==> flow/design.v <==
`timescale 1ns/1ns
module alu(
    input wire [15:0] a, b,
    input wire [3:0] alu_op,
    output reg [15:0] alu_result,
    output  wire zero
);
    always @(*) begin
    case (alu_op)
        4'b0000: alu_result = a + b;
        4'b0001: alu_result = a - b;
        4'b0010: alu_result = a & b;
        4'b0011 : alu_result = a | b;
        4'b0100: alu_result = a ^ b;
        4'b0101: alu_result = ($signed(a) < $signed(b)) ? 16'd1 : 16'd0;
        default : alu_result = 16'd0;
    endcase
end
    assign zero = (alu_result == 16'd0);
endmodule
module control(
    input wire [3:0] opcode,
    input wire is_nop,
    output reg reg_write,
    output reg alu_src,
    output reg mem_read,
    output reg mem_write,
    output reg mem_to_reg,
    output reg branch,
    output reg branch_ne,
    output reg jump,
    output reg halt,
    output reg [3:0] alu_op
);
    always @(*) begin
        reg_write = 0; alu_src = 0;
        mem_read = 0; mem_write = 0; mem_to_reg = 0;
        branch = 0; branch_ne = 0; jump = 0;
        halt = 0;
        alu_op = 4'b0000;
        if (is_nop) begin
        end else case (opcode)
            4'h0  : begin reg_write=1; alu_op=4'b0000; end
            4'h1  : begin reg_write=1; alu_op=4'b0001; end
            4'h2  : begin reg_write=1; alu_op=4'b0010; end
            4'h3   : begin reg_write=1; alu_op=4'b0011; end
            4'h4  : begin reg_write=1; alu_op=4'b0100; end
            4'h5  : begin reg_write=1; alu_op=4'b0101; end
            4'h6 : begin reg_write=1; alu_src=1; end
            4'h7 : begin reg_write=1; alu_src=1; alu_op=4'b0010; end
            4'h8  : begin reg_write=1; alu_src=1; alu_op=4'b0011; end
            4'h9 : begin reg_write=1; alu_src=1; alu_op=4'b0100; end
            4'hA   : begin reg_write=1; alu_src=1; mem_read=1; mem_to_reg=1; end
            4'hB   : begin alu_src=1; mem_write=1; end
            4'hC  : begin branch=1; alu_op=4'b0001; end
            4'hD  : begin branch_ne=1; alu_op=4'b0001; end
            4'hE : begin jump=1; end
            4'hF : begin halt=1; end
        endcase
    end
endmodule
`timescale 1ns/1ns
module regfile(
    input wire clk,
    input wire rst,
    input wire reg_write,
    input wire [3:0] rs1,
    input wire [3:0] rs2,
    input wire [3:0] rd,
    input wire [15:0] rd_data,
    output wire [15:0] rs1_data,
    output wire [15:0] rs2_data
);
    reg [15:0] regs [0:15];
    integer i;
    always @(posedge clk or posedge rst) begin
        if (rst) begin
            for (i = 0; i < 16; i = i + 1)
                regs[i] <= 16'd0;
        end 
        else if (reg_write && rd != 4'd0) begin
            regs[rd] <= rd_data;
        end
    end
    wire [15:0] rs1_raw = (rs1 == 4'd0) ? 16'd0 : regs[rs1];
    wire [15:0] rs2_raw = (rs2 == 4'd0) ? 16'd0 : regs[rs2];
    assign rs1_data = (reg_write && (rd == rs1) && (rd != 4'd0)) ? rd_data : rs1_raw;
    assign rs2_data = (reg_write && (rd == rs2) && (rd != 4'd0)) ? rd_data : rs2_raw;
endmodule
`timescale 1ns/1ns
module hazard_unit (
    input wire [3:0] ifid_rs1,
    input wire [3:0] ifid_rs2,
    input wire [3:0] idex_rd,
    input wire idex_mem_read,
    output reg pc_write,       
    output reg ifid_write,     
    output reg idex_flush      
);
    always @(*) begin
        pc_write = 1'b1;
        ifid_write = 1'b1;
        idex_flush = 1'b0;
        if (idex_mem_read &&
            (idex_rd != 4'd0) &&
            ((idex_rd == ifid_rs1) || (idex_rd == ifid_rs2))) begin
            pc_write = 1'b0;       
            ifid_write = 1'b0;     
            idex_flush = 1'b1;     
        end
    end
endmodule
`timescale 1ns/1ns
module forwarding_unit (
    input wire [3:0] idex_rs1,
    input wire [3:0] idex_rs2,
    input wire exmem_reg_write,
    input wire exmem_mem_to_reg,
    input wire [3:0] exmem_rd,
    input wire memwb_reg_write,
    input wire [3:0] memwb_rd,
    input wire wb_reg_write,
    input wire [3:0] wb_rd,
    output reg [1:0] forward_a,     
    output reg [1:0] forward_b      
);
    always @(*) begin
        forward_a = 2'b00;
        forward_b = 2'b00;
        if (exmem_reg_write && !exmem_mem_to_reg &&
            exmem_rd != 4'd0 &&
            exmem_rd == idex_rs1) begin
            forward_a = 2'b10;
        end
        else if (memwb_reg_write && memwb_rd != 4'd0 &&
                 !(exmem_reg_write && !exmem_mem_to_reg && exmem_rd == idex_rs1) &&
                 memwb_rd == idex_rs1) begin
            forward_a = 2'b01;
        end
        else if (wb_reg_write && wb_rd != 4'd0 && wb_rd == idex_rs1) begin
            forward_a = 2'b11;
        end
        if (exmem_reg_write && !exmem_mem_to_reg &&
            exmem_rd != 4'd0 &&
            exmem_rd == idex_rs2) begin
            forward_b = 2'b10;
        end
        else if (memwb_reg_write && memwb_rd != 4'd0 &&
                 !(exmem_reg_write && !exmem_mem_to_reg && exmem_rd == idex_rs2) &&
                 memwb_rd == idex_rs2) begin
            forward_b = 2'b01;
        end
        else if (wb_reg_write && wb_rd != 4'd0 && wb_rd == idex_rs2) begin
            forward_b = 2'b11;
        end
    end
endmodule
`timescale 1ns/1ns
module pipe_if_id (
    input wire clk,
    input wire rst,
    input wire stall,            
    input wire flush,            
    input wire [15:0] if_pc,
    input wire [15:0] if_instr,
    output reg [15:0] id_pc,
    output reg [15:0] id_instr
);
    always @(posedge clk or posedge rst) begin
        if (rst) begin
            id_pc <= 16'd0;
            id_instr <= 16'h0000;
        end
        else if (flush) begin
            id_pc <= 16'd0;
            id_instr <= 16'h0000;   
        end 
        else if (!stall) begin
            id_pc <= if_pc;
            id_instr <= if_instr;
        end
    end
endmodule
`timescale 1ns/1ns
module pipe_id_ex (
    input wire clk,
    input wire rst,
    input wire flush,
    input wire [15:0] id_pc,
    input wire [15:0] id_rs1_data,
    input wire [15:0] id_rs2_data,
    input wire [15:0] id_imm,
    input wire [3:0] id_rs1,
    input wire [3:0] id_rs2,
    input wire [3:0] id_rd,
    input wire [3:0] id_alu_op,
    input wire id_reg_write,
    input wire id_alu_src,
    input wire id_mem_read,
    input wire id_mem_write,
    input wire id_mem_to_reg,
    input wire id_branch,
    input wire id_branch_ne,
    output reg [15:0] ex_pc,
    output reg [15:0] ex_rs1_data,
    output reg [15:0] ex_rs2_data,
    output reg [15:0] ex_imm,
    output reg [3:0] ex_rs1,
    output reg [3:0] ex_rs2,
    output reg [3:0] ex_rd,
    output reg [3:0] ex_alu_op,
    output reg ex_reg_write,
    output reg ex_alu_src,
    output reg ex_mem_read,
    output reg ex_mem_write,
    output reg ex_mem_to_reg,
    output reg ex_branch,
    output reg ex_branch_ne
);
    always @(posedge clk or posedge rst) begin
        if (rst) begin
            ex_pc <= 16'd0;
            ex_rs1_data <= 16'd0;
            ex_rs2_data <= 16'd0;
            ex_imm <= 16'd0;
            ex_rs1 <= 4'd0;
            ex_rs2 <= 4'd0;
            ex_rd <= 4'd0;
            ex_alu_op <= 4'd0;
            ex_reg_write <= 1'b0;
            ex_alu_src <= 1'b0;
            ex_mem_read <= 1'b0;
            ex_mem_write <= 1'b0;
            ex_mem_to_reg <= 1'b0;
            ex_branch <= 1'b0;
            ex_branch_ne <= 1'b0;
        end
        else if (flush) begin
            ex_pc <= 16'd0;
            ex_rs1_data <= 16'd0;
            ex_rs2_data <= 16'd0;
            ex_imm <= 16'd0;
            ex_rs1 <= 4'd0;
            ex_rs2 <= 4'd0;
            ex_rd <= 4'd0;
            ex_alu_op <= 4'd0;
            ex_reg_write <= 1'b0;
            ex_alu_src <= 1'b0;
            ex_mem_read <= 1'b0;
            ex_mem_write <= 1'b0;
            ex_mem_to_reg <= 1'b0;
            ex_branch <= 1'b0;
            ex_branch_ne <= 1'b0;
        end
        else begin
            ex_pc <= id_pc;
            ex_rs1_data <= id_rs1_data;
            ex_rs2_data <= id_rs2_data;
            ex_imm <= id_imm;
            ex_rs1 <= id_rs1;
            ex_rs2 <= id_rs2;
            ex_rd <= id_rd;
            ex_alu_op <= id_alu_op;
            ex_reg_write <= id_reg_write;
            ex_alu_src <= id_alu_src;
            ex_mem_read <= id_mem_read;
            ex_mem_write <= id_mem_write;
            ex_mem_to_reg <= id_mem_to_reg;
            ex_branch <= id_branch;
            ex_branch_ne <= id_branch_ne;
        end
    end
endmodule
`timescale 1ns/1ns
module pipe_ex1_ex2 (
    input wire clk,
    input wire rst,
    input wire flush,            
    input wire [15:0] ex1_alu_result,
    input wire [15:0] ex1_rs2_data,
    input wire [15:0] ex1_branch_target,
    input wire [3:0] ex1_rd,
    input wire ex1_zero,
    input wire ex1_reg_write,
    input wire ex1_mem_read,
    input wire ex1_mem_write,
    input wire ex1_mem_to_reg,
    input wire ex1_branch,
    input wire ex1_branch_ne,
    output reg [15:0] ex2_alu_result,
    output reg [15:0] ex2_rs2_data,
    output reg [15:0] ex2_branch_target,
    output reg [3:0] ex2_rd,
    output reg ex2_zero,
    output reg ex2_reg_write,
    output reg ex2_mem_read,
    output reg ex2_mem_write,
    output reg ex2_mem_to_reg,
    output reg ex2_branch,
    output reg ex2_branch_ne
);
    always @(posedge clk or posedge rst) begin
        if (rst) begin
            ex2_alu_result <= 16'd0;
            ex2_rs2_data <= 16'd0;
            ex2_branch_target <= 16'd0;
            ex2_rd <= 4'd0;
            ex2_zero <= 1'b0;
            ex2_reg_write <= 1'b0;
            ex2_mem_read <= 1'b0;
            ex2_mem_write <= 1'b0;
            ex2_mem_to_reg <= 1'b0;
            ex2_branch <= 1'b0;
            ex2_branch_ne <= 1'b0;
        end 
        else if (flush) begin
            ex2_alu_result <= ex1_alu_result;
            ex2_rs2_data <= ex1_rs2_data;
            ex2_branch_target <= ex1_branch_target;
            ex2_rd <= ex1_rd;
            ex2_zero <= ex1_zero;
            ex2_reg_write <= 1'b0;
            ex2_mem_read <= 1'b0;
            ex2_mem_write <= 1'b0;
            ex2_mem_to_reg <= 1'b0;
            ex2_branch <= 1'b0;
            ex2_branch_ne <= 1'b0;
        end
        else begin
            ex2_alu_result <= ex1_alu_result;
            ex2_rs2_data <= ex1_rs2_data;
            ex2_branch_target <= ex1_branch_target;
            ex2_rd <= ex1_rd;
            ex2_zero <= ex1_zero;
            ex2_reg_write <= ex1_reg_write;
            ex2_mem_read <= ex1_mem_read;
            ex2_mem_write <= ex1_mem_write;
            ex2_mem_to_reg <= ex1_mem_to_reg;
            ex2_branch <= ex1_branch;
            ex2_branch_ne <= ex1_branch_ne;
        end
    end
endmodule
`timescale 1ns/1ns
module pipe_ex2_mem (
    input wire clk,
    input wire rst,
    input wire flush_mem,        
    input wire [15:0] ex2_alu_result,
    input wire [15:0] ex2_rs2_data,
    input wire [3:0]  ex2_rd,
    input wire [15:0] ex2_branch_target,
    input wire ex2_zero,
    input wire ex2_reg_write,
    input wire ex2_mem_read,
    input wire ex2_mem_write,
    input wire ex2_mem_to_reg,
    input wire ex2_branch,
    input wire ex2_branch_ne,
    output reg [15:0] mem_alu_result,
    output reg [15:0] mem_rs2_data,
    output reg [3:0]  mem_rd,
    output reg [15:0] mem_branch_target,
    output reg mem_zero,
    output reg mem_reg_write,
    output reg mem_mem_read,
    output reg mem_mem_write,
    output reg mem_mem_to_reg,
    output reg mem_branch,
    output reg mem_branch_ne
);
    always @(posedge clk or posedge rst) begin
        if (rst) begin
            mem_alu_result    <= 16'd0;
            mem_rs2_data      <= 16'd0;
            mem_rd            <= 4'd0;
            mem_branch_target <= 16'd0;
            mem_zero          <= 1'b0;
            mem_reg_write     <= 1'b0;
            mem_mem_read      <= 1'b0;
            mem_mem_write     <= 1'b0;
            mem_mem_to_reg    <= 1'b0;
            mem_branch        <= 1'b0;
            mem_branch_ne     <= 1'b0;
        end 
        else if (flush_mem) begin
            mem_alu_result    <= 16'd0;
            mem_rs2_data      <= 16'd0;
            mem_rd            <= 4'd0;
            mem_branch_target <= 16'd0;
            mem_zero          <= 1'b0;
            mem_reg_write     <= 1'b0;
            mem_mem_read      <= 1'b0;
            mem_mem_write     <= 1'b0;
            mem_mem_to_reg    <= 1'b0;
            mem_branch        <= 1'b0;
            mem_branch_ne     <= 1'b0;
        end 
        else begin
            mem_alu_result    <= ex2_alu_result;
            mem_rs2_data      <= ex2_rs2_data;
            mem_rd            <= ex2_rd;
            mem_branch_target <= ex2_branch_target;
            mem_zero          <= ex2_zero;
            mem_reg_write     <= ex2_reg_write;
            mem_mem_read      <= ex2_mem_read;
            mem_mem_write     <= ex2_mem_write;
            mem_mem_to_reg    <= ex2_mem_to_reg;
            mem_branch        <= ex2_branch;
            mem_branch_ne     <= ex2_branch_ne;
        end
    end
endmodule
`timescale 1ns/1ns
module pipe_mem_wb(
    input wire clk,
    input wire rst,
    input wire flush,           
    input wire mem_to_reg_in,
    input wire reg_write_in,
    input wire [15:0] alu_result_in,
    input wire [15:0] mem_data_in,
    input wire [3:0] rd_in,
    output reg mem_to_reg,
    output reg reg_write,
    output reg [15:0] alu_result,
    output reg [15:0] mem_data,
    output reg [3:0] rd
);
    always @(posedge clk or posedge rst) begin
        if (rst) begin
            mem_to_reg <= 1'b0;
            reg_write  <= 1'b0;
            alu_result <= 16'd0;
            mem_data   <= 16'd0;
            rd         <= 4'd0;
        end
        else if (flush) begin
            mem_to_reg <= 1'b0;
            reg_write  <= 1'b0;
            alu_result <= 16'd0;
            mem_data   <= 16'd0;
            rd         <= 4'd0;
        end
        else begin
            mem_to_reg <= mem_to_reg_in;
            reg_write  <= reg_write_in;
            alu_result <= alu_result_in;
            mem_data   <= mem_data_in;
            rd         <= rd_in;
        end
    end
endmodule
`timescale 1ns/1ns
module if_stage(
    input wire clk,
    input wire rst,
    input wire stall_if,           
    input wire flush_if,           
    input wire halt,               
    input wire branch_taken,       
    input wire [15:0] branch_target,   
    input wire jump_taken,         
    input wire [15:0] jump_target,     
    output wire [7:0] imem_addr,
    input wire [15:0] imem_data,
    output reg [15:0] if_pc,       
    output wire [15:0] if_instr    
);
    assign imem_addr = if_pc[7:0];
    assign if_instr = imem_data;
    always @(posedge clk or posedge rst) begin
        if (rst) begin
            if_pc <= 16'd0;
        end
        else if (branch_taken) begin
            if_pc <= branch_target;
        end
        else if (!stall_if && !halt) begin
            if (jump_taken) begin
                if_pc <= jump_target;
            end
            else begin
                if_pc <= if_pc + 16'd1;
            end
        end
    end
endmodule
`timescale 1ns/1ns
module cpu_top_pipeline (
    input wire clk,
    input wire rst,
    output wire [7:0]  imem_addr,
    input  wire [15:0] imem_data,
    output wire [7:0]  dmem_addr,
    output wire [15:0] dmem_wdata,
    output wire        dmem_we,
    input  wire [15:0] dmem_rdata,
    output wire        halted
);
    wire [15:0] if_pc, if_instr;
    wire if_stall, if_flush;
    wire [15:0] id_pc, id_instr;
    wire [3:0] id_opcode, id_rd, id_rs1, id_rs2;
    wire [15:0] id_rs1_data, id_rs2_data, id_imm;
    wire id_reg_write, id_alu_src, id_mem_read, id_mem_write, id_mem_to_reg;
    wire id_branch, id_branch_ne, id_jump;
    wire [3:0] id_alu_op;
    wire id_halt, id_pc_write;
    wire [15:0] ex1_pc, ex1_rs1_data, ex1_rs2_data, ex1_imm;
    wire [3:0] ex1_rd, ex1_rs1, ex1_rs2, ex1_alu_op;
    wire ex1_reg_write, ex1_alu_src, ex1_mem_read, ex1_mem_write, ex1_mem_to_reg;
    wire ex1_branch, ex1_branch_ne;
    wire [15:0] ex1_alu_result, ex1_branch_target;
    wire ex1_zero;
    wire [1:0] forward_a, forward_b;
    wire [15:0] ex1_rs1_fwd, ex1_rs2_fwd;
    wire [15:0] ex2_alu_result, ex2_rs2_data, ex2_branch_target;
    wire [3:0] ex2_rd;
    wire ex2_reg_write, ex2_mem_read, ex2_mem_write, ex2_mem_to_reg;
    wire ex2_branch, ex2_branch_ne, ex2_zero;
    wire [15:0] mem_alu_result, mem_rs2_data, mem_read_data, mem_branch_target;
    wire [3:0] mem_rd;
    wire mem_reg_write, mem_mem_read, mem_mem_write, mem_mem_to_reg;
    wire mem_branch, mem_branch_ne, mem_zero;
    wire [15:0] wb_alu_result, wb_mem_data, wb_write_data;
    wire [3:0] wb_rd;
    wire wb_reg_write, wb_mem_to_reg;
    wire stall_signal, flush_signal;
    wire branch_taken, jump_taken;
    wire [15:0] jump_target;
    wire ifid_write_en;
    reg fetch_stop;
    reg halt_ex1, halt_ex2, halt_mem, halt_wb;
    wire id_halt_go;
    assign halted = halt_wb;
    always @(posedge clk or posedge rst) begin
        if (rst) begin
            fetch_stop <= 1'b0;
            halt_ex1 <= 1'b0;
            halt_ex2 <= 1'b0;
            halt_mem <= 1'b0;
            halt_wb <= 1'b0;
        end
        else begin
            if (branch_taken)
                fetch_stop <= 1'b0;
            else if (id_halt_go)
                fetch_stop <= 1'b1;
            halt_ex1 <= id_halt_go;
            halt_ex2 <= halt_ex1 && !branch_taken;
            halt_mem <= halt_ex2;
            halt_wb <= halt_wb || halt_mem;
        end
    end
    hazard_unit u_hazard (
        .ifid_rs1(id_rs1),
        .ifid_rs2(id_rs2),
        .idex_rd(ex1_rd),
        .idex_mem_read(ex1_mem_read),
        .pc_write(id_pc_write),
        .ifid_write(ifid_write_en),
        .idex_flush(flush_signal)
    );
    assign stall_signal = ~ifid_write_en;
    assign jump_taken = id_jump && !stall_signal && !branch_taken && !fetch_stop;
    assign id_halt_go = id_halt && !stall_signal && !branch_taken && !fetch_stop;
    assign jump_target = {{4{id_instr[11]}}, id_instr[11:0]};   
    assign branch_taken = (ex2_branch && ex2_zero) || (ex2_branch_ne && !ex2_zero);
    assign if_flush = branch_taken || jump_taken || id_halt_go || fetch_stop;
    if_stage u_if (
        .clk(clk),
        .rst(rst),
        .stall_if(stall_signal),
        .flush_if(if_flush),
        .halt(fetch_stop || id_halt_go),
        .branch_taken(branch_taken),
        .branch_target(ex2_branch_target),
        .jump_taken(jump_taken),
        .jump_target(jump_target),
        .imem_addr(imem_addr),
        .imem_data(imem_data),
        .if_pc(if_pc),
        .if_instr(if_instr)
    );
    pipe_if_id u_if_id (
        .clk(clk),
        .rst(rst),
        .stall(stall_signal),
        .flush(if_flush),
        .if_pc(if_pc),
        .if_instr(if_instr),
        .id_pc(id_pc),
        .id_instr(id_instr)
    );
    assign id_opcode = id_instr[15:12];
    assign id_rd = id_instr[11:8];
    assign id_rs1 = id_instr[7:4];
    assign id_rs2 = id_instr[3:0];
    assign id_imm = {{12{id_instr[3]}}, id_instr[3:0]};   
    control u_ctrl (
        .opcode(id_opcode),
        .is_nop(id_instr == 16'h0000),
        .reg_write(id_reg_write),
        .alu_src(id_alu_src),
        .mem_read(id_mem_read),
        .mem_write(id_mem_write),
        .mem_to_reg(id_mem_to_reg),
        .branch(id_branch),
        .branch_ne(id_branch_ne),
        .jump(id_jump),
        .alu_op(id_alu_op),
        .halt(id_halt)
    );
    regfile u_rf (
        .clk(clk),
        .rst(rst),
        .reg_write(wb_reg_write),
        .rs1(id_rs1),
        .rs2(id_rs2),
        .rd(wb_rd),
        .rd_data(wb_write_data),
        .rs1_data(id_rs1_data),
        .rs2_data(id_rs2_data)
    );
    pipe_id_ex u_id_ex (
        .clk(clk),
        .rst(rst),
        .flush(flush_signal || if_flush),
        .id_pc(id_pc),
        .id_rs1(id_rs1),
        .id_rs2(id_rs2),
        .id_rd(id_rd),
        .id_rs1_data(id_rs1_data),
        .id_rs2_data(id_rs2_data),
        .id_imm(id_imm),
        .id_alu_op(id_alu_op),
        .id_reg_write(id_reg_write),
        .id_alu_src(id_alu_src),
        .id_mem_read(id_mem_read),
        .id_mem_write(id_mem_write),
        .id_mem_to_reg(id_mem_to_reg),
        .id_branch(id_branch),
        .id_branch_ne(id_branch_ne),
        .ex_pc(ex1_pc),
        .ex_rs1(ex1_rs1),
        .ex_rs2(ex1_rs2),
        .ex_rd(ex1_rd),
        .ex_rs1_data(ex1_rs1_data),
        .ex_rs2_data(ex1_rs2_data),
        .ex_imm(ex1_imm),
        .ex_alu_op(ex1_alu_op),
        .ex_reg_write(ex1_reg_write),
        .ex_alu_src(ex1_alu_src),
        .ex_mem_read(ex1_mem_read),
        .ex_mem_write(ex1_mem_write),
        .ex_mem_to_reg(ex1_mem_to_reg),
        .ex_branch(ex1_branch),
        .ex_branch_ne(ex1_branch_ne)
    );
    forwarding_unit u_fwd (
        .idex_rs1(ex1_rs1),
        .idex_rs2(ex1_rs2),
        .exmem_reg_write(ex2_reg_write),
        .exmem_mem_to_reg(ex2_mem_to_reg),
        .exmem_rd(ex2_rd),
        .memwb_reg_write(mem_reg_write),
        .memwb_rd(mem_rd),
        .wb_reg_write(wb_reg_write),
        .wb_rd(wb_rd),
        .forward_a(forward_a),
        .forward_b(forward_b)
    );
    wire [15:0] mem_fwd_data = mem_mem_to_reg ? mem_read_data : mem_alu_result;
    assign ex1_rs1_fwd = (forward_a == 2'b10) ? ex2_alu_result :
                         (forward_a == 2'b01) ? mem_fwd_data : 
                         (forward_a == 2'b11) ? wb_write_data :
                         ex1_rs1_data;
    assign ex1_rs2_fwd = (forward_b == 2'b10) ? ex2_alu_result :
                         (forward_b == 2'b01) ? mem_fwd_data : 
                         (forward_b == 2'b11) ? wb_write_data :
                         ex1_rs2_data;
    wire [15:0] alu_input_b = ex1_alu_src ? ex1_imm : ex1_rs2_fwd;
    alu u_alu (
        .a(ex1_rs1_fwd),
        .b(alu_input_b),
        .alu_op(ex1_alu_op),
        .alu_result(ex1_alu_result),
        .zero(ex1_zero)
    );
    assign ex1_branch_target = ex1_pc + ex1_imm;
    pipe_ex1_ex2 u_ex1_ex2 (
        .clk(clk),
        .rst(rst),
        .flush(branch_taken),
        .ex1_alu_result(ex1_alu_result),
        .ex1_rs2_data(ex1_rs2_fwd),
        .ex1_rd(ex1_rd),
        .ex1_branch_target(ex1_branch_target),
        .ex1_zero(ex1_zero),
        .ex1_reg_write(ex1_reg_write),
        .ex1_mem_read(ex1_mem_read),
        .ex1_mem_write(ex1_mem_write),
        .ex1_mem_to_reg(ex1_mem_to_reg),
        .ex1_branch(ex1_branch),
        .ex1_branch_ne(ex1_branch_ne),
        .ex2_alu_result(ex2_alu_result),
        .ex2_rs2_data(ex2_rs2_data),
        .ex2_rd(ex2_rd),
        .ex2_branch_target(ex2_branch_target),
        .ex2_zero(ex2_zero),
        .ex2_reg_write(ex2_reg_write),
        .ex2_mem_read(ex2_mem_read),
        .ex2_mem_write(ex2_mem_write),
        .ex2_mem_to_reg(ex2_mem_to_reg),
        .ex2_branch(ex2_branch),
        .ex2_branch_ne(ex2_branch_ne)
    );
    pipe_ex2_mem u_ex2_mem (
        .clk(clk),
        .rst(rst),
        .flush_mem(1'b0),
        .ex2_alu_result(ex2_alu_result),
        .ex2_rs2_data(ex2_rs2_data),
        .ex2_rd(ex2_rd),
        .ex2_branch_target(ex2_branch_target),
        .ex2_reg_write(ex2_reg_write),
        .ex2_mem_read(ex2_mem_read),
        .ex2_mem_write(ex2_mem_write),
        .ex2_mem_to_reg(ex2_mem_to_reg),
        .ex2_branch(ex2_branch),
        .ex2_branch_ne(ex2_branch_ne),
        .ex2_zero(ex2_zero),
        .mem_alu_result(mem_alu_result),
        .mem_rs2_data(mem_rs2_data),
        .mem_rd(mem_rd),
        .mem_branch_target(mem_branch_target),
        .mem_reg_write(mem_reg_write),
        .mem_mem_read(mem_mem_read),
        .mem_mem_write(mem_mem_write),
        .mem_mem_to_reg(mem_mem_to_reg),
        .mem_branch(mem_branch),
        .mem_branch_ne(mem_branch_ne),
        .mem_zero(mem_zero)
    );
    assign dmem_addr = mem_alu_result[7:0];
    assign dmem_wdata = mem_rs2_data;
    assign dmem_we = mem_mem_write;
    assign mem_read_data = dmem_rdata;
    pipe_mem_wb u_mem_wb (
        .clk(clk),
        .rst(rst),
        .flush(1'b0),
        .mem_to_reg_in(mem_mem_to_reg),
        .reg_write_in(mem_reg_write),
        .alu_result_in(mem_alu_result),
        .mem_data_in(mem_read_data),
        .rd_in(mem_rd),
        .mem_to_reg(wb_mem_to_reg),
        .reg_write(wb_reg_write),
        .alu_result(wb_alu_result),
        .mem_data(wb_mem_data),
        .rd(wb_rd)
    );
    assign wb_write_data = wb_mem_to_reg ? wb_mem_data : wb_alu_result;
endmodule
# Step by step through the tools: cpu_top_pipeline
# Module cpu_top_pipeline before and after one edit of its RTL, step after step.
# Lines under "orig" count in the file above, lines under "edited" in the edited file.
# "diff": "edited" minus "orig" as printed here.
# The mark n/a stands for no value.
[setup] top="cpu_top_pipeline" clock="clk" library="sky130hd" lib_corner="tt_025C_1v80"

# Diff
# Unified diff, file above to edited file.
# The edit is scripted: it alters the design's behaviour and was not made to optimise anything.
# begin of diff
@@ -538,5 +538,4 @@
         if (rst) begin
             fetch_stop <= 1'b0;
-            halt_ex1 <= 1'b0;
             halt_ex2 <= 1'b0;
             halt_mem <= 1'b0;
@@ -548,5 +547,4 @@
             else if (id_halt_go)
                 fetch_stop <= 1'b1;
-            halt_ex1 <= id_halt_go;
             halt_ex2 <= halt_ex1 && !branch_taken;
             halt_mem <= halt_ex2;
@@ -554,4 +552,5 @@
         end
     end
+    always @(*) halt_ex1 = id_halt_go;
     hazard_unit u_hazard (
         .ifid_rs1(id_rs1),
# end of diff

# Word level
# Counts by Yosys on the flattened word-level netlist (proc, flatten, opt, wreduce). Print and check cells are left out. Cells with the same type and inputs are merged into one.
# Yosys's memory passes give these memory sizes; they may raise the number of words (mostly to a power of two), join words into wider ones and drop unused or constant bits.
[classes] item="muxes" orig=64 edited=64 diff=0
[classes] item="equal" orig=67 edited=67 diff=0
[classes] item="cmp" orig=1 edited=1 diff=0
[classes] item="n_reduce_logical" orig=72 edited=72 diff=0
[classes] item="logic" orig=3 edited=3 diff=0
[classes] item="n_addsub" orig=4 edited=4 diff=0
[op_table] op="1-bit logical AND" orig=30 edited=30 diff=0
[op_table] op="1-bit two-way mux" orig=26 edited=26 diff=0
[op_table] op="4-bit equality test (second input constant)" orig=24 edited=24 diff=0
[op_table] op="16-bit two-way mux" orig=24 edited=24 diff=0
[op_table] op="2-bit AND reduction" orig=15 edited=15 diff=0
[op_table] op="4-bit by 3-bit equality test with 1-bit output (second input constant)" orig=14 edited=14 diff=0
[op_table] op="4-bit equality test" orig=10 edited=10 diff=0
[op_table] op="4-bit by 2-bit equality test with 1-bit output (second input constant)" orig=8 edited=8 diff=0
[op_table] op="1-bit zero test" orig=8 edited=8 diff=0
[op_table] op="1-bit logical OR" orig=8 edited=8 diff=0
[op_table] op="2-bit two-way mux" orig=6 edited=6 diff=0
[op_table] op="4-bit two-way mux" orig=5 edited=5 diff=0
[op_table] op="2-bit equality test (second input constant)" orig=4 edited=4 diff=0
[op_table] op="4-bit by 1-bit equality test with 1-bit output (second input constant)" orig=4 edited=4 diff=0
[op_table] op="4-bit nonzero test" orig=4 edited=4 diff=0
[op_table] op="4-bit zero test" orig=3 edited=3 diff=0
[op_table] op="16-bit adder" orig=2 edited=2 diff=0
[op_table] op="2-bit by 1-bit equality test with 1-bit output (second input constant)" orig=2 edited=2 diff=0
[op_table] op="16-bit zero test" orig=2 edited=2 diff=0
[op_table] op="16-bit case mux with 15-bit select" orig=2 edited=2 diff=0
[op_table] op="2-bit nonzero test" orig=2 edited=2 diff=0
[op_table] op="16-bit by 1-bit adder with 16-bit output (second input constant)" orig=1 edited=1 diff=0
[op_table] op="16-bit bitwise AND" orig=1 edited=1 diff=0
[op_table] op="16-bit less-than comparator" orig=1 edited=1 diff=0
[op_table] op="2-bit inequality test (second input constant)" orig=1 edited=1 diff=0
[op_table] op="16-bit bitwise OR" orig=1 edited=1 diff=0
[op_table] op="16-bit case mux with 6-bit select" orig=1 edited=1 diff=0
[op_table] op="16-bit subtractor" orig=1 edited=1 diff=0
[op_table] op="16-bit bitwise XOR" orig=1 edited=1 diff=0
[word_totals] item="romBits" orig=192 edited=192 diff=0
[word_totals] item="word_cells" orig=271 edited=270 diff=-1
[word_totals] item="inputBits" orig=34 edited=34 diff=0
[word_totals] item="output_inout_bits" orig=34 edited=34 diff=0
[word_totals] item="n_memories" orig=1 edited=1 diff=0
[word_totals] item="reg_bits" orig=515 edited=514 diff=-1
[mem_list] item="memory_list" orig="16 x 12 bit 1R0W" edited="16 x 12 bit 1R0W"

# Logic depth
# Yosys ltp: most cells in a row. Word level: on the elaborated netlist, between registers, memories and ports. Mapped: between sequential cells and ports; inverters and the memories' decode and read muxes count.
[depth] item="ltp_word" orig=17 edited=17 diff=0
[depth] item="abc_area" orig="0" edited="0"
[depth] item="ltp_mapped" orig=22 edited=22 diff=0
[depth] item="ltp_nobuf" orig=19 edited=21 diff=2

# After synthesis
# The flow's flattened synthesis, as Yosys stat reports it; memories are mapped. The netlist is that of the ABC_AREA named above (0 if unset); the other value can give another one.
[types] cell_type="sky130_fd_sc_hd__nor2_1" orig=361 edited=303 diff=-58
[types] cell_type="sky130_fd_sc_hd__nand2_1" orig=152 edited=209 diff=57
[types] cell_type="sky130_fd_sc_hd__a21oi_1" orig=294 edited=239 diff=-55
[types] cell_type="sky130_fd_sc_hd__a22oi_1" orig=126 edited=156 diff=30
[types] cell_type="sky130_fd_sc_hd__a211oi_1" orig=41 edited=66 diff=25
[types] cell_type="sky130_fd_sc_hd__o211ai_1" orig=9 edited=31 diff=22
[types] cell_type="sky130_fd_sc_hd__a221oi_1" orig=21 edited=4 diff=-17
[types] cell_type="sky130_fd_sc_hd__clkbuf_1" orig=167 edited=151 diff=-16
[types] cell_type="sky130_fd_sc_hd__a22o_1" orig=45 edited=29 diff=-16
[types] cell_type="sky130_fd_sc_hd__and4_1" orig=20 edited=4 diff=-16
[types] cell_type="sky130_fd_sc_hd__o21ai_1" orig=3 edited=18 diff=15
[types] cell_type="sky130_fd_sc_hd__a31oi_1" orig=28 edited=14 diff=-14
[types] cell_type="sky130_fd_sc_hd__mux2i_1" orig=25 edited=38 diff=13
[types] cell_type="sky130_fd_sc_hd__o21ai_0" orig=157 edited=145 diff=-12
[types] cell_type="sky130_fd_sc_hd__nand4_1" orig=23 edited=32 diff=9
[types] cell_type="sky130_fd_sc_hd__a211o_1" orig=11 edited=3 diff=-8
[types] cell_type="sky130_fd_sc_hd__o21a_1" orig=11 edited=19 diff=8
[types] cell_type="sky130_fd_sc_hd__nand3_1" orig=37 edited=44 diff=7
# Not every row of either side is listed.
[mapped] item="flip_flops" orig=465 edited=464 diff=-1
[mapped] item="mapped_area_um2" orig=23506.3 edited=23362.4 diff=-143.9
[mapped] item="buf_cells" orig=203 edited=192 diff=-11
[mapped] item="seq_area_um2" orig=11636.2 edited=11611.1 diff=-25.1
[mapped] item="stdcells" orig=2503 edited=2480 diff=-23
# The figures by module come from a second, unflattened synthesis with its own total; it is not the netlist above.
[unflattened] item="cells_unflattened" orig=2749 edited=2747 diff=-2
[unflattened] item="hier_area_um2" orig=30395.4 edited=30362.9 diff=-32.5
# Each row is one instance without its submodules.
[by_module_orig] mod="regfile" mod_area_um2=14176.1 n_inst=1 cells=1306
[by_module_orig] mod="pipe_id_ex" mod_area_um2=2791.4 n_inst=1 cells=184
[by_module_orig] mod="alu" mod_area_um2=2667.6 n_inst=1 cells=389
[by_module_orig] mod="cpu_top_pipeline" mod_area_um2=2402.3 n_inst=1 cells=215
[by_module_orig] mod="pipe_ex2_mem" mod_area_um2=1888.1 n_inst=1 cells=125
[by_module_orig] mod="pipe_ex1_ex2" mod_area_um2=1517.7 n_inst=1 cells=66
[by_module_orig] mod="if_stage" mod_area_um2=1476.4 n_inst=1 cells=183
[by_module_orig] mod="pipe_mem_wb" mod_area_um2=1406.3 n_inst=1 cells=81
[by_module_orig] mod="pipe_if_id" mod_area_um2=1327.5 n_inst=1 cells=104
[by_module_orig] mod="forwarding_unit" mod_area_um2=406.6 n_inst=1 cells=48
[by_module_orig] mod="control" mod_area_um2=203.9 n_inst=1 cells=34
[by_module_orig] mod="hazard_unit" mod_area_um2=131.4 n_inst=1 cells=14
[by_module_edited] mod="regfile" mod_area_um2=14176.1 n_inst=1 cells=1306
[by_module_edited] mod="pipe_id_ex" mod_area_um2=2791.4 n_inst=1 cells=184
[by_module_edited] mod="alu" mod_area_um2=2667.6 n_inst=1 cells=389
[by_module_edited] mod="cpu_top_pipeline" mod_area_um2=2369.8 n_inst=1 cells=213
[by_module_edited] mod="pipe_ex2_mem" mod_area_um2=1888.1 n_inst=1 cells=125
[by_module_edited] mod="pipe_ex1_ex2" mod_area_um2=1517.7 n_inst=1 cells=66
[by_module_edited] mod="if_stage" mod_area_um2=1476.4 n_inst=1 cells=183
[by_module_edited] mod="pipe_mem_wb" mod_area_um2=1406.3 n_inst=1 cells=81
[by_module_edited] mod="pipe_if_id" mod_area_um2=1327.5 n_inst=1 cells=104
[by_module_edited] mod="forwarding_unit" mod_area_um2=406.6 n_inst=1 cells=48
[by_module_edited] mod="control" mod_area_um2=203.9 n_inst=1 cells=34
[by_module_edited] mod="hazard_unit" mod_area_um2=131.4 n_inst=1 cells=14

# Path before layout
# Path of least setup slack by OpenSTA after synthesis, without wires, with an ideal clock, recovery checks aside; 20% of the period is set as input and as output delay. Where synthesis merged equal registers, the netlist keeps one of their names.
[synth_path] item="path_type" orig="register -> register" edited="register -> register"
[synth_path] item="startpoint" orig="reg u_id_ex.ex_imm[14]" edited="reg u_id_ex.ex_rs2[1]"
[synth_path] item="endpoint" orig="reg u_ex1_ex2.ex2_zero" edited="reg u_ex1_ex2.ex2_zero"
[synth_path] item="period_ps" orig=5500 edited=5500 diff=0
[synth_path] item="t_arrival_ps" orig=4841 edited=4742 diff=-99
[synth_path] item="path_delay_ps" orig=4936 edited=4822 diff=-114
[synth_path] item="path_buffers" orig=2 edited=0 diff=-2
[synth_path] item="t_first_pin_ps" orig=0 edited=0 diff=0
[synth_path] item="path_stages" orig=21 edited=22 diff=1
[synth_path] item="path_slack_ps" orig=564 edited=677 diff=113
[synth_path] item="period_less_setup_slack_ps" orig=4936 edited=4823 diff=-113
# "path_delay_ps" is the arrival time less input delay plus setup time.
# "path_stages": output pins that drive a net of the path, with the launching flip-flop's if there is one; two outputs of one cell count as two.
# "period_less_setup_slack_ps" is the clock period less the worst setup slack; recovery checks do not enter. This is arithmetic on one report: input and output delays are still those of the set period (20% each).
# The rows between start and end are the longest chain of elaborated cells between them; the timing report does not say that the signal goes this way. Where chains are equally long, one stands for them.
# Each line given opens the expression or statement behind the cell; cells for indexed reads and writes are added by Yosys, which also makes memories of some case tables.
# A register here has more assigning lines than the two given.
[synth_via_orig] path_cell_list="sky130_fd_sc_hd__dfrtp_1 > sky130_fd_sc_hd__clkbuf_1 > sky130_fd_sc_hd__inv_1 > sky130_fd_sc_hd__a221o_1 > sky130_fd_sc_hd__nor4_1 > sky130_fd_sc_hd__nand2_1 > sky130_fd_sc_hd__and2_1 > sky130_fd_sc_hd__clkbuf_1 > sky130_fd_sc_hd__a211o_1 > sky130_fd_sc_hd__a31oi_1 > sky130_fd_sc_hd__mux2i_1 > sky130_fd_sc_hd__fa_1 > sky130_fd_sc_hd__nand2b_1 > sky130_fd_sc_hd__a211o_1 > sky130_fd_sc_hd__a21oi_2 > sky130_fd_sc_hd__a311oi_1 > sky130_fd_sc_hd__a221o_1 > sky130_fd_sc_hd__or4_1 > sky130_fd_sc_hd__a2111oi_2 > sky130_fd_sc_hd__nand4b_1 > sky130_fd_sc_hd__nor4b_2" elab_chain_len=5 cells_between=10 cone_lines=9 cone_classes="2 x add/sub; 1 x compare; 3 x mux; 3 x logic; 1 x reduce/logical"
[synth_rtl_orig] item="start: declaration" line_no=207 rtl="output reg [15:0] ex_imm,"
[synth_rtl_orig] item="start: assignment" line_no=225 rtl="ex_imm <= 16'd0;"
[synth_rtl_orig] item="start: assignment" line_no=259 rtl="ex_imm <= id_imm;"
[synth_rtl_orig] item="16-bit two-way mux" line_no=683 rtl="wire [15:0] alu_input_b = ex1_alu_src ? ex1_imm : ex1_rs2_fwd;"
[synth_rtl_orig] item="16-bit less-than comparator" line_no=15 rtl="4'b0101: alu_result = ($signed(a) < $signed(b)) ? 16'd1 : 16'd0;"
[synth_rtl_orig] item="1-bit two-way mux" line_no=15
[synth_rtl_orig] item="16-bit case mux with 6-bit select" line_no=9 rtl="case (alu_op)"
[synth_rtl_orig] item="16-bit zero test" line_no=19 rtl="assign zero = (alu_result == 16'd0);"
[synth_rtl_orig] item="end: assignment" line_no=321 rtl="ex2_zero <= ex1_zero;"
[synth_rtl_orig] item="end: assignment" line_no=334 rtl="ex2_zero <= ex1_zero;"
[synth_rtl_orig] item="end: declaration" line_no=294 rtl="output reg ex2_zero,"
[synth_via_edited] path_cell_list="sky130_fd_sc_hd__dfrtp_1 > sky130_fd_sc_hd__inv_1 > sky130_fd_sc_hd__a221o_1 > sky130_fd_sc_hd__nor4_2 > sky130_fd_sc_hd__nand2_1 > sky130_fd_sc_hd__nand3_2 > sky130_fd_sc_hd__mux2_2 > sky130_fd_sc_hd__o211ai_1 > sky130_fd_sc_hd__o21a_1 > sky130_fd_sc_hd__mux2_2 > sky130_fd_sc_hd__ha_1 > sky130_fd_sc_hd__inv_1 > sky130_fd_sc_hd__fa_1 > sky130_fd_sc_hd__nand2b_1 > sky130_fd_sc_hd__a211oi_1 > sky130_fd_sc_hd__o2111ai_1 > sky130_fd_sc_hd__a31oi_1 > sky130_fd_sc_hd__a2111oi_0 > sky130_fd_sc_hd__a311oi_1 > sky130_fd_sc_hd__a21oi_1 > sky130_fd_sc_hd__or3_1 > sky130_fd_sc_hd__nor3_2" cells_between=28 cone_classes="2 x add/sub; 1 x compare; 6 x eq/ne; 9 x mux; 3 x logic; 7 x reduce/logical"
[synth_rtl_edited] item="start: declaration" line_no=209 rtl="output reg [3:0] ex_rs2,"
[synth_rtl_edited] item="start: assignment" line_no=227 rtl="ex_rs2 <= 4'd0;"
[synth_rtl_edited] item="start: assignment" line_no=261 rtl="ex_rs2 <= id_rs2;"
[synth_rtl_edited] item="end: assignment" line_no=321 rtl="ex2_zero <= ex1_zero;"
[synth_rtl_edited] item="end: assignment" line_no=334 rtl="ex2_zero <= ex1_zero;"
[synth_rtl_edited] item="end: declaration" line_no=294 rtl="output reg ex2_zero,"
# edited: No chain of elaborated cells between the ends is given.

# Worst path after layout
# Path of least setup slack in the final report of each run of pair 1 (OpenROAD, finished layout, wires in). Where an end is a register, its clock arrival counts in the times.
# The report prints the path's times to 10 ps; the period is as set.
[layout_path] item="path_type" orig="register -> register" edited="register -> register"
[layout_path] item="startpoint" orig="reg u_mem_wb.rd[3]" edited="reg u_ex1_ex2.ex2_mem_to_reg"
[layout_path] item="endpoint" orig="reg u_ex1_ex2.ex2_zero" edited="reg u_ex1_ex2.ex2_zero"
[layout_path] item="path_buffers" orig=1 edited=0 diff=-1
[layout_path] item="path_slack_ps" orig=280 edited=300 diff=20
[layout_path] item="period_ps" orig=5500 edited=5500 diff=0
[layout_path] item="t_first_pin_ps" orig=600 edited=590 diff=-10
[layout_path] item="path_stages" orig=19 edited=20 diff=1
[layout_path] item="t_arrival_ps" orig=5740 edited=5730 diff=-10
# A register here has more assigning lines than the two given.
[layout_via_orig] path_cell_list="sky130_fd_sc_hd__dfrtp_1 > sky130_fd_sc_hd__o41ai_2 > sky130_fd_sc_hd__nor2_4 > sky130_fd_sc_hd__buf_6 > sky130_fd_sc_hd__a211o_1 > sky130_fd_sc_hd__a31oi_2 > sky130_fd_sc_hd__mux2_2 > sky130_fd_sc_hd__ha_1 > sky130_fd_sc_hd__inv_1 > sky130_fd_sc_hd__fa_1 > sky130_fd_sc_hd__nand2b_2 > sky130_fd_sc_hd__a211o_1 > sky130_fd_sc_hd__a21oi_2 > sky130_fd_sc_hd__a311oi_1 > sky130_fd_sc_hd__a221o_1 > sky130_fd_sc_hd__or4_1 > sky130_fd_sc_hd__a2111oi_2 > sky130_fd_sc_hd__nand4b_1 > sky130_fd_sc_hd__nor4b_2" cells_between=34 cone_classes="2 x add/sub; 1 x compare; 8 x eq/ne; 15 x mux; 3 x logic; 5 x reduce/logical"
[layout_rtl_orig] item="start: declaration" line_no=428 rtl="output reg [3:0] rd"
[layout_rtl_orig] item="start: assignment" line_no=436 rtl="rd         <= 4'd0;"
[layout_rtl_orig] item="start: assignment" line_no=450 rtl="rd         <= rd_in;"
[layout_rtl_orig] item="end: assignment" line_no=321 rtl="ex2_zero <= ex1_zero;"
[layout_rtl_orig] item="end: assignment" line_no=334 rtl="ex2_zero <= ex1_zero;"
[layout_rtl_orig] item="end: declaration" line_no=294 rtl="output reg ex2_zero,"
# orig: No chain of elaborated cells between the ends is given.
[layout_via_edited] path_cell_list="sky130_fd_sc_hd__dfrtp_1 > sky130_fd_sc_hd__nand2b_1 > sky130_fd_sc_hd__a221o_1 > sky130_fd_sc_hd__nor4_4 > sky130_fd_sc_hd__nand2_1 > sky130_fd_sc_hd__nand3_2 > sky130_fd_sc_hd__mux2i_1 > sky130_fd_sc_hd__o211ai_1 > sky130_fd_sc_hd__o21a_1 > sky130_fd_sc_hd__mux2i_1 > sky130_fd_sc_hd__ha_1 > sky130_fd_sc_hd__nor2b_1 > sky130_fd_sc_hd__o31ai_1 > sky130_fd_sc_hd__o221ai_1 > sky130_fd_sc_hd__nor2b_1 > sky130_fd_sc_hd__or3_1 > sky130_fd_sc_hd__nor3_1 > sky130_fd_sc_hd__or4b_1 > sky130_fd_sc_hd__nand4b_1 > sky130_fd_sc_hd__nor3_2" cells_between=39 cone_classes="2 x add/sub; 1 x compare; 6 x eq/ne; 13 x mux; 3 x logic; 14 x reduce/logical"
[layout_rtl_edited] item="start: declaration" line_no=298 rtl="output reg ex2_mem_to_reg,"
[layout_rtl_edited] item="start: assignment" line_no=312 rtl="ex2_mem_to_reg <= 1'b0;"
[layout_rtl_edited] item="start: assignment" line_no=338 rtl="ex2_mem_to_reg <= ex1_mem_to_reg;"
[layout_rtl_edited] item="end: assignment" line_no=321 rtl="ex2_zero <= ex1_zero;"
[layout_rtl_edited] item="end: assignment" line_no=334 rtl="ex2_zero <= ex1_zero;"
[layout_rtl_edited] item="end: declaration" line_no=294 rtl="output reg ex2_zero,"
# edited: No chain of elaborated cells between the ends is given.

# Layout results
# Both versions went through the flow (Yosys, OpenROAD) with the same settings in each pair. Constraints: input delay and output delay 20% of the set period each, output load 0.01 pF.
[flow_settings_pair_1] CORE_UTILIZATION=40 PLACE_DENSITY=0.6 period_ns=5.5 CAP_MARGIN=20 CORE_MARGIN=2 SLEW_MARGIN=20
[results_pair_1] item="fin_tns_ps" orig=0 edited=0 diff=0
[results_pair_1] item="achievedPeriod_ps" orig=5221 edited=5196 diff=-25
[results_pair_1] item="synthesis_area_um2" orig=23506.3 edited=23362.4 diff=-143.9
[results_pair_1] item="final_cell_area_um2" orig=27211.1 edited=27177.3 diff=-33.8
[results_pair_1] item="die_footprint_um2" orig=60720.4 edited=60356.2 diff=-364.2
[results_pair_1] item="setup_worst_slack_ps" orig=279 edited=304 diff=25
[flow_settings_pair_2] CAP_MARGIN=0 CORE_ASPECT_RATIO=1.65 CORE_UTILIZATION=27 GPL_ROUTABILITY_DRIVEN=1 MAX_ROUTING_LAYER="met5" PLACE_DENSITY_LB_ADDON=0.21 SLEW_MARGIN=0 period_ns=5.2 CORE_MARGIN=2
[results_pair_2] item="fin_tns_ps" orig=0 edited=0 diff=0
[results_pair_2] item="achievedPeriod_ps" orig=5025 edited=4989 diff=-36
[results_pair_2] item="synthesis_area_um2" orig=23506.3 edited=23362.4 diff=-143.9
[results_pair_2] item="final_cell_area_um2" orig=28081.9 edited=28070.7 diff=-11.2
[results_pair_2] item="die_footprint_um2" orig=89511.4 edited=88971.1 diff=-540.3
[results_pair_2] item="setup_worst_slack_ps" orig=175 edited=211 diff=36
# By "achievedPeriod_ps" is meant the clock period of the run minus its worst setup slack. This is arithmetic on one report: input and output delays are still those of the set period (20% each).
